==> flow/design.v <==
module apb_dut (
  input  wire        PSEL,
  input  wire        PENABLE,
  input  wire [31:0] PADDR,
  input  wire        PWRITE,
  input  wire [31:0] PWDATA,
  input  wire        PCLK,
  input  wire        PRESET,
  output reg  [31:0] PRDATA,
  output reg         PREADY,
  output reg         PSLVERR
);
  parameter IDLE   = 2'b00;
  parameter SETUP  = 2'b01;
  parameter ACCESS = 2'b10;
  reg [1:0] ps, ns;  
  reg [31:0] mem [31:0];  
  reg        mem_we;      
  always @(posedge PCLK) begin
    if (PRESET) begin
      ps <= IDLE;
    end else begin
      ps <= ns;
    end
  end
  always @(posedge PCLK) begin
    if (mem_we) begin
      mem[PADDR[4:0]] <= PWDATA;
    end
  end
  always @(*) begin
    ns      = ps;
    PREADY  = 1'b0;  
    PSLVERR = 1'b0;  
    mem_we  = 1'b0;
    PRDATA  = mem[PADDR[4:0]];
    case (ps)
      IDLE: begin
        if (PSEL == 1'b1 && PENABLE == 1'b0) begin
          ns = SETUP;
        end else begin
          ns = IDLE;
        end
      end
      SETUP: begin
        if (PSEL == 1'b1 && PENABLE == 1'b1) begin
          ns     = ACCESS;
          PREADY = 1'b1;  
          if (PADDR >= 32) begin  
            PSLVERR = 1'b1;
          end else begin
            if (PWRITE) begin
              mem_we = 1'b1;
            end
          end
        end else if (PSEL == 1'b1 && PENABLE == 1'b0) begin
          ns = SETUP;
        end else begin
          ns = IDLE;
        end
      end
      ACCESS: begin
        PREADY = 1'b1;  
        if (PADDR >= 32) begin
          PSLVERR = 1'b1;
        end
        if (PSEL == 1'b1 && PENABLE == 1'b0) begin
          ns = SETUP;
        end else if (PSEL == 1'b0 && PENABLE == 1'b0) begin
          ns = IDLE;
        end else begin
          ns = IDLE;
        end
      end
      default: ns = IDLE;
    endcase
  end
endmodule
# Tool chain data of apb_dut
# Module apb_dut before and after one edit of its RTL, step after step.
# Lines under "orig" count in the file above, lines under "edited" in the edited file.
# "delta" is "edited" less "orig", of the values as shown; "rel_change_pct" is that difference over "orig", in percent.
# Not given: --
[setup]
top_module = "apb_dut"
clock = "PCLK"
library = "sky130hd"
pvt_corner = "tt_025C_1v80"

# Edit of the RTL
# The edit as a unified diff against the file above.
# This change comes from a script, not from a designer. The edited design behaves differently; no optimisation was intended.
# begin of diff
@@ -36,11 +36,4 @@
     PRDATA  = mem[PADDR[4:0]];
     case (ps)
-      IDLE: begin
-        if (PSEL == 1'b1 && PENABLE == 1'b0) begin
-          ns = SETUP;
-        end else begin
-          ns = IDLE;
-        end
-      end
       SETUP: begin
         if (PSEL == 1'b1 && PENABLE == 1'b1) begin
# end of diff

# After elaboration
# Counts by Yosys on the flattened word-level netlist (proc, flatten, opt, wreduce; memories kept). Register bits leave out memories and registers merged into their read ports (data or address); mux counts leave out enables and synchronous resets folded into registers. Print and check cells are left out. Cells with the same type and inputs are merged into one.
# Yosys's memory passes give these memory sizes; they may raise the number of words (mostly to a power of two), join words into wider ones and drop unused or constant bits.
[bits]
columns = ["item", "orig", "edited", "delta", "rel_change_pct"]
rows = [
  ["reg_bits", 2, 2, 0, 0.00],
  ["latch_bits", 0, 0, 0, "--"],
  ["ram_bits", 1024, 1024, 0, 0.00],
  ["mem_bits_ro", 0, 0, 0, "--"],
  ["clocked_rd_ports_x_width", 0, 0, 0, "--"],
  ["mem_count", 1, 1, 0, 0.00],
  ["out_inout_bits", 34, 34, 0, 0.00],
  ["wordCells", 25, 23, -2, -8.00],
]
[memory_table]
columns = ["item", "orig", "edited"]
rows = [
  ["memory_list", "mem 32 x 32 bit 1R1W", "mem 32 x 32 bit 1R1W"],
]
[classes]
columns = ["item", "orig", "edited", "delta", "rel_change_pct"]
rows = [
  ["n_addsub", 0, 0, 0, "--"],
  ["mul", 0, 0, 0, "--"],
  ["div", 0, 0, 0, "--"],
  ["n_cmp", 1, 1, 0, 0.00],
  ["eq_ne", 2, 2, 0, 0.00],
  ["shift", 0, 0, 0, "--"],
  ["n_mux", 15, 15, 0, 0.00],
  ["n_logic", 1, 1, 0, 0.00],
  ["n_reduce_logical", 4, 2, -2, -50.00],
]
[op_table]
columns = ["operator", "orig", "edited", "delta", "rel_change_pct"]
rows = [
  ["logical NOT 2 bit", 1, 0, -1, -100.00],
  ["OR reduction 2 bit", 1, 0, -1, -100.00],
]
# Unchanged operator kinds not shown: 11.

# Logic depth
# Depth = most cells in a row (Yosys ltp): at word level without a register or memory, in the mapped netlist without a sequential cell, where the memories' decode and read muxes count.
[logic_depth]
columns = ["item", "orig", "edited", "delta", "rel_change_pct"]
rows = [
  ["depth_word", 5, 5, 0, 0.00],
  ["ABC_AREA", "0", "0", "--", "--"],
  ["depth_mapped", 8, 8, 0, 0.00],
]

# Synthesis result
# The flow's flattened synthesis, as Yosys stat reports it; memories are mapped. The netlist is that of the ABC_AREA named above (0 if unset); the other value can give another one.
[by_type]
columns = ["cell_type", "orig", "edited", "delta", "rel_change_pct"]
rows = [
  ["sky130_fd_sc_hd__buf_2", 71, 61, -10, -14.08],
  ["sky130_fd_sc_hd__clkbuf_1", 58, 67, 9, 15.52],
  ["sky130_fd_sc_hd__nor2_1", 2, 3, 1, 50.00],
  ["sky130_fd_sc_hd__nor3b_1", 1, 0, -1, -100.00],
  ["sky130_fd_sc_hd__buf_1", 0, 1, 1, "--"],
  ["sky130_fd_sc_hd__nor4b_1", 0, 1, 1, "--"],
]
# Unchanged cell types not shown: 23.
[synth_totals]
columns = ["item", "orig", "edited", "delta", "rel_change_pct"]
rows = [
  ["cells", 2099, 2100, 1, 0.05],
  ["yosys_area_um2", 39192.6, 39185.1, -7.5, -0.02],
  ["seq_area_um2", 30789.5, 30789.5, 0.0, 0.00],
  ["ffs", 1026, 1026, 0, 0.00],
  ["n_buf", 132, 132, 0, 0.00],
]

# Worst setup path after synthesis
# OpenSTA on the mapped netlist: ideal clock, no wires. The path of least setup slack (recovery checks aside). Input and output delay are each 20% of the period. Register names are those of the netlist, which keeps one name where synthesis merged equal registers.
[synth_timing]
columns = ["item", "orig", "edited", "delta", "rel_change_pct"]
rows = [
  ["path_kind", "input-to-reg", "input-to-reg", "--", "--"],
  ["from", "in PADDR[19]", "in PADDR[19]", "--", "--"],
  ["to", "mem mem[4][0]", "mem mem[30][0]", "--", "--"],
  ["period_ns", 4.2, 4.2, 0.0, 0.00],
  ["input_delay_ns", 0.840, 0.840, 0.000, 0.00],
  ["setup_ns", 0.461, 0.461, 0.000, "--"],
  ["launch_ns", 0.840, 0.840, 0.000, 0.00],
  ["t_arrival_ns", 4.224, 4.228, 0.004, 0.09],
  ["path_slack_ns", -0.485, -0.489, -0.004, "--"],
  ["delay_ns", 3.845, 3.849, 0.004, 0.10],
  ["stages", 6, 6, 0, 0.00],
  ["path_buffers", 2, 2, 0, 0.00],
  ["synth_period_reached_ns", 4.685, 4.689, 0.004, 0.09],
]
# "delay_ns" is the arrival time less input delay plus setup time.
# "stages" counts driving pins, that of a launching flip-flop among them; a cell with two outputs on the path counts twice.
# "synth_period_reached_ns" = period - worst setup slack (recovery checks aside). The figure is calculated, with input and output delays left at 20% of the set period.
# The rows between start and end are the longest chain of elaborated cells between them; the timing report does not say that the signal goes this way. Where chains are equally long, one stands for them.
# Each line given opens the expression or statement behind the cell; cells for indexed reads and writes are added by Yosys, which also makes memories of some case tables.
# orig: Only ways into the end's enable, where the timed path ends, are counted here.
[synth_between_orig]
path_cell_list = "sky130_fd_sc_hd__nor4_1 -> sky130_fd_sc_hd__nand4_1 -> sky130_fd_sc_hd__or4_1 -> sky130_fd_sc_hd__buf_2 -> sky130_fd_sc_hd__buf_6 -> sky130_fd_sc_hd__nor3_1"
elab_chain_len = 5
cells_between = 6
classes_between = "compare (1); mux (5)"
[synth_lines_orig]
columns = ["item", "line_no", "source"]
rows = [
  ["from (decl)", 4, "input  wire [31:0] PADDR,"],
  [">= comparator 32 x 6 -> 1 bit", 49, "if (PADDR >= 32) begin"],
  ["2-to-1 mux 1 bit", 49, ""],
  ["2-to-1 mux 1 bit", 46, "if (PSEL == 1'b1 && PENABLE == 1'b1) begin"],
  ["2-to-1 mux 1 bit", 37, "case (ps)"],
  ["2-to-1 mux 5 bit", 27, "if (mem_we) begin"],
  ["to (decl)", 17, "reg [31:0] mem [31:0];"],
]
# edited: Only ways into the end's enable, where the timed path ends, are counted here.
[synth_between_edited]
path_cell_list = "sky130_fd_sc_hd__nor4_1 -> sky130_fd_sc_hd__nand4_1 -> sky130_fd_sc_hd__or4_1 -> sky130_fd_sc_hd__buf_2 -> sky130_fd_sc_hd__buf_6 -> sky130_fd_sc_hd__nor3_1"
elab_chain_len = 5
cells_between = 6
classes_between = "compare (1); mux (5)"
[synth_lines_edited]
columns = ["item", "line_no", "source"]
rows = [
  ["from (decl)", 4, "input  wire [31:0] PADDR,"],
  [">= comparator 32 x 6 -> 1 bit", 42, "if (PADDR >= 32) begin"],
  ["2-to-1 mux 1 bit", 42, ""],
  ["2-to-1 mux 1 bit", 39, "if (PSEL == 1'b1 && PENABLE == 1'b1) begin"],
  ["2-to-1 mux 1 bit", 37, "case (ps)"],
  ["2-to-1 mux 5 bit", 27, "if (mem_we) begin"],
  ["to (decl)", 17, "reg [31:0] mem [31:0];"],
]

# Worst path after layout
# From the final timing report of the runs of set A: the path of least setup slack in the routed layout; clock arrival at registers is part of the times.
[layout_timing]
columns = ["item", "orig", "edited", "delta", "rel_change_pct"]
rows = [
  ["path_kind", "input-to-output", "input-to-output", "--", "--"],
  ["from", "in PADDR[3]", "in PADDR[4]", "--", "--"],
  ["to", "out PRDATA[23]", "out PRDATA[21]", "--", "--"],
  ["period_ns", 4.19, 4.19, 0.00, 0.00],
  ["input_delay_ns", 0.84, 0.84, 0.00, 0.00],
  ["out_delay_ns", 0.84, 0.84, 0.00, 0.00],
  ["launch_ns", 0.84, 0.84, 0.00, 0.00],
  ["t_arrival_ns", 3.38, 3.30, -0.08, -2.37],
  ["path_slack_ns", -0.03, 0.06, 0.09, "--"],
  ["stages", 9, 12, 3, 33.33],
  ["path_buffers", 5, 8, 3, 60.00],
]
# The rows between start and end are the longest chain of elaborated cells between them; the timing report does not say that the signal goes this way. Where chains are equally long, one stands for them.
# A memory read counts as a cell of the chain, while the word-level depth stops at memories.
[layout_between_orig]
path_cell_list = "sky130_fd_sc_hd__clkdlybuf4s50_1 -> sky130_fd_sc_hd__buf_12 -> sky130_fd_sc_hd__or4_4 -> sky130_fd_sc_hd__bufbuf_16 -> sky130_fd_sc_hd__o22ai_1 -> sky130_fd_sc_hd__nor4_1 -> sky130_fd_sc_hd__buf_4 -> sky130_fd_sc_hd__nand2_1 -> sky130_fd_sc_hd__dlygate4sd2_1"
elab_chain_len = 1
cells_between = 1
classes_between = "memory (1)"
[layout_lines_orig]
columns = ["item", "line_no", "source"]
rows = [
  ["from (decl)", 4, "input  wire [31:0] PADDR,"],
  ["memory read (32 x 32 bit)", 17, "reg [31:0] mem [31:0];"],
  ["to (decl)", 9, "output reg  [31:0] PRDATA,"],
]
[layout_between_edited]
path_cell_list = "sky130_fd_sc_hd__clkdlybuf4s50_1 -> sky130_fd_sc_hd__buf_4 -> sky130_fd_sc_hd__buf_6 -> sky130_fd_sc_hd__nand4b_1 -> sky130_fd_sc_hd__buf_4 -> sky130_fd_sc_hd__clkbuf_16 -> sky130_fd_sc_hd__buf_4 -> sky130_fd_sc_hd__o22ai_1 -> sky130_fd_sc_hd__nor4_2 -> sky130_fd_sc_hd__buf_4 -> sky130_fd_sc_hd__nand2_1 -> sky130_fd_sc_hd__dlygate4sd2_1"
elab_chain_len = 1
cells_between = 1
classes_between = "memory (1)"
[layout_lines_edited]
columns = ["item", "line_no", "source"]
rows = [
  ["from (decl)", 4, "input  wire [31:0] PADDR,"],
  ["memory read (32 x 32 bit)", 17, "reg [31:0] mem [31:0];"],
  ["to (decl)", 9, "output reg  [31:0] PRDATA,"],
]

# Measured runs
# Runs of the flow (Yosys, OpenROAD) on both versions; the two runs of a pair have the same settings. The constraints put input and output delay at 20% of the set period each and load the outputs with 0.01 pF.
[flow_settings_set_A]
CORE_UTILIZATION = 40
period_ns = 4.19
CAP_MARGIN = 20
CORE_MARGIN = 2
SLEW_MARGIN = 20
[measured_set_A]
columns = ["item", "orig", "edited", "delta", "rel_change_pct"]
rows = [
  ["synthArea_um2", 39192.6, 39185.1, -7.5, -0.02],
  ["dieArea_um2", 100502.0, 100483.0, -19.0, -0.02],
  ["finish.stdcell_area_um2", 47783.3, 48054.8, 271.5, 0.57],
  ["utilization_pct", 49.3, 49.6, 0.3, "--"],
  ["worst_setup_slack_ns", -0.027, 0.057, 0.084, "--"],
  ["setupTns_ns", -0.027, 0.000, 0.027, "--"],
  ["worst_hold_slack_ns", 0.533, 0.494, -0.039, "--"],
  ["fin_power_mw", 21.365, 21.573, 0.208, 0.97],
  ["clock_period_reached_ns", 4.217, 4.133, -0.084, -1.99],
]
[flow_settings_set_B]
CAP_MARGIN = 30
CORE_ASPECT_RATIO = 1.28
CORE_MARGIN = 7
CORE_UTILIZATION = 36
CTS_CLUSTER_SIZE = 73
GPL_ROUTABILITY_DRIVEN = 1
MAX_ROUTING_LAYER = "met4"
PLACE_DENSITY = 0.47
SETUP_SLACK_MARGIN = 0.78
SLEW_MARGIN = 40
TNS_END_PERCENT = 100
period_ns = 3.2
[measured_set_B]
columns = ["item", "orig", "edited", "delta", "rel_change_pct"]
rows = [
  ["synthArea_um2", 39192.6, 39185.1, -7.5, -0.02],
  ["dieArea_um2", 118374.0, 118351.0, -23.0, -0.02],
  ["finish.stdcell_area_um2", 53176.0, 53462.5, 286.5, 0.54],
  ["utilization_pct", 49.4, 49.6, 0.2, "--"],
  ["worst_setup_slack_ns", 0.149, 0.184, 0.035, "--"],
  ["setupTns_ns", 0.000, 0.000, 0.000, "--"],
  ["worst_hold_slack_ns", 0.451, 0.426, -0.025, "--"],
  ["fin_power_mw", 28.810, 28.474, -0.336, -1.17],
  ["clock_period_reached_ns", 3.051, 3.016, -0.035, -1.15],
]
# "clock_period_reached_ns" is the run's clock period less its worst setup slack. It is reckoned from that one timing run; input and output delays stay at 20% of the period that was set.
# By "fin_power_mw" is meant OpenSTA's value without simulated activity: inputs other than the clock are taken to toggle once in ten clock periods, and the tool carries that through the logic.
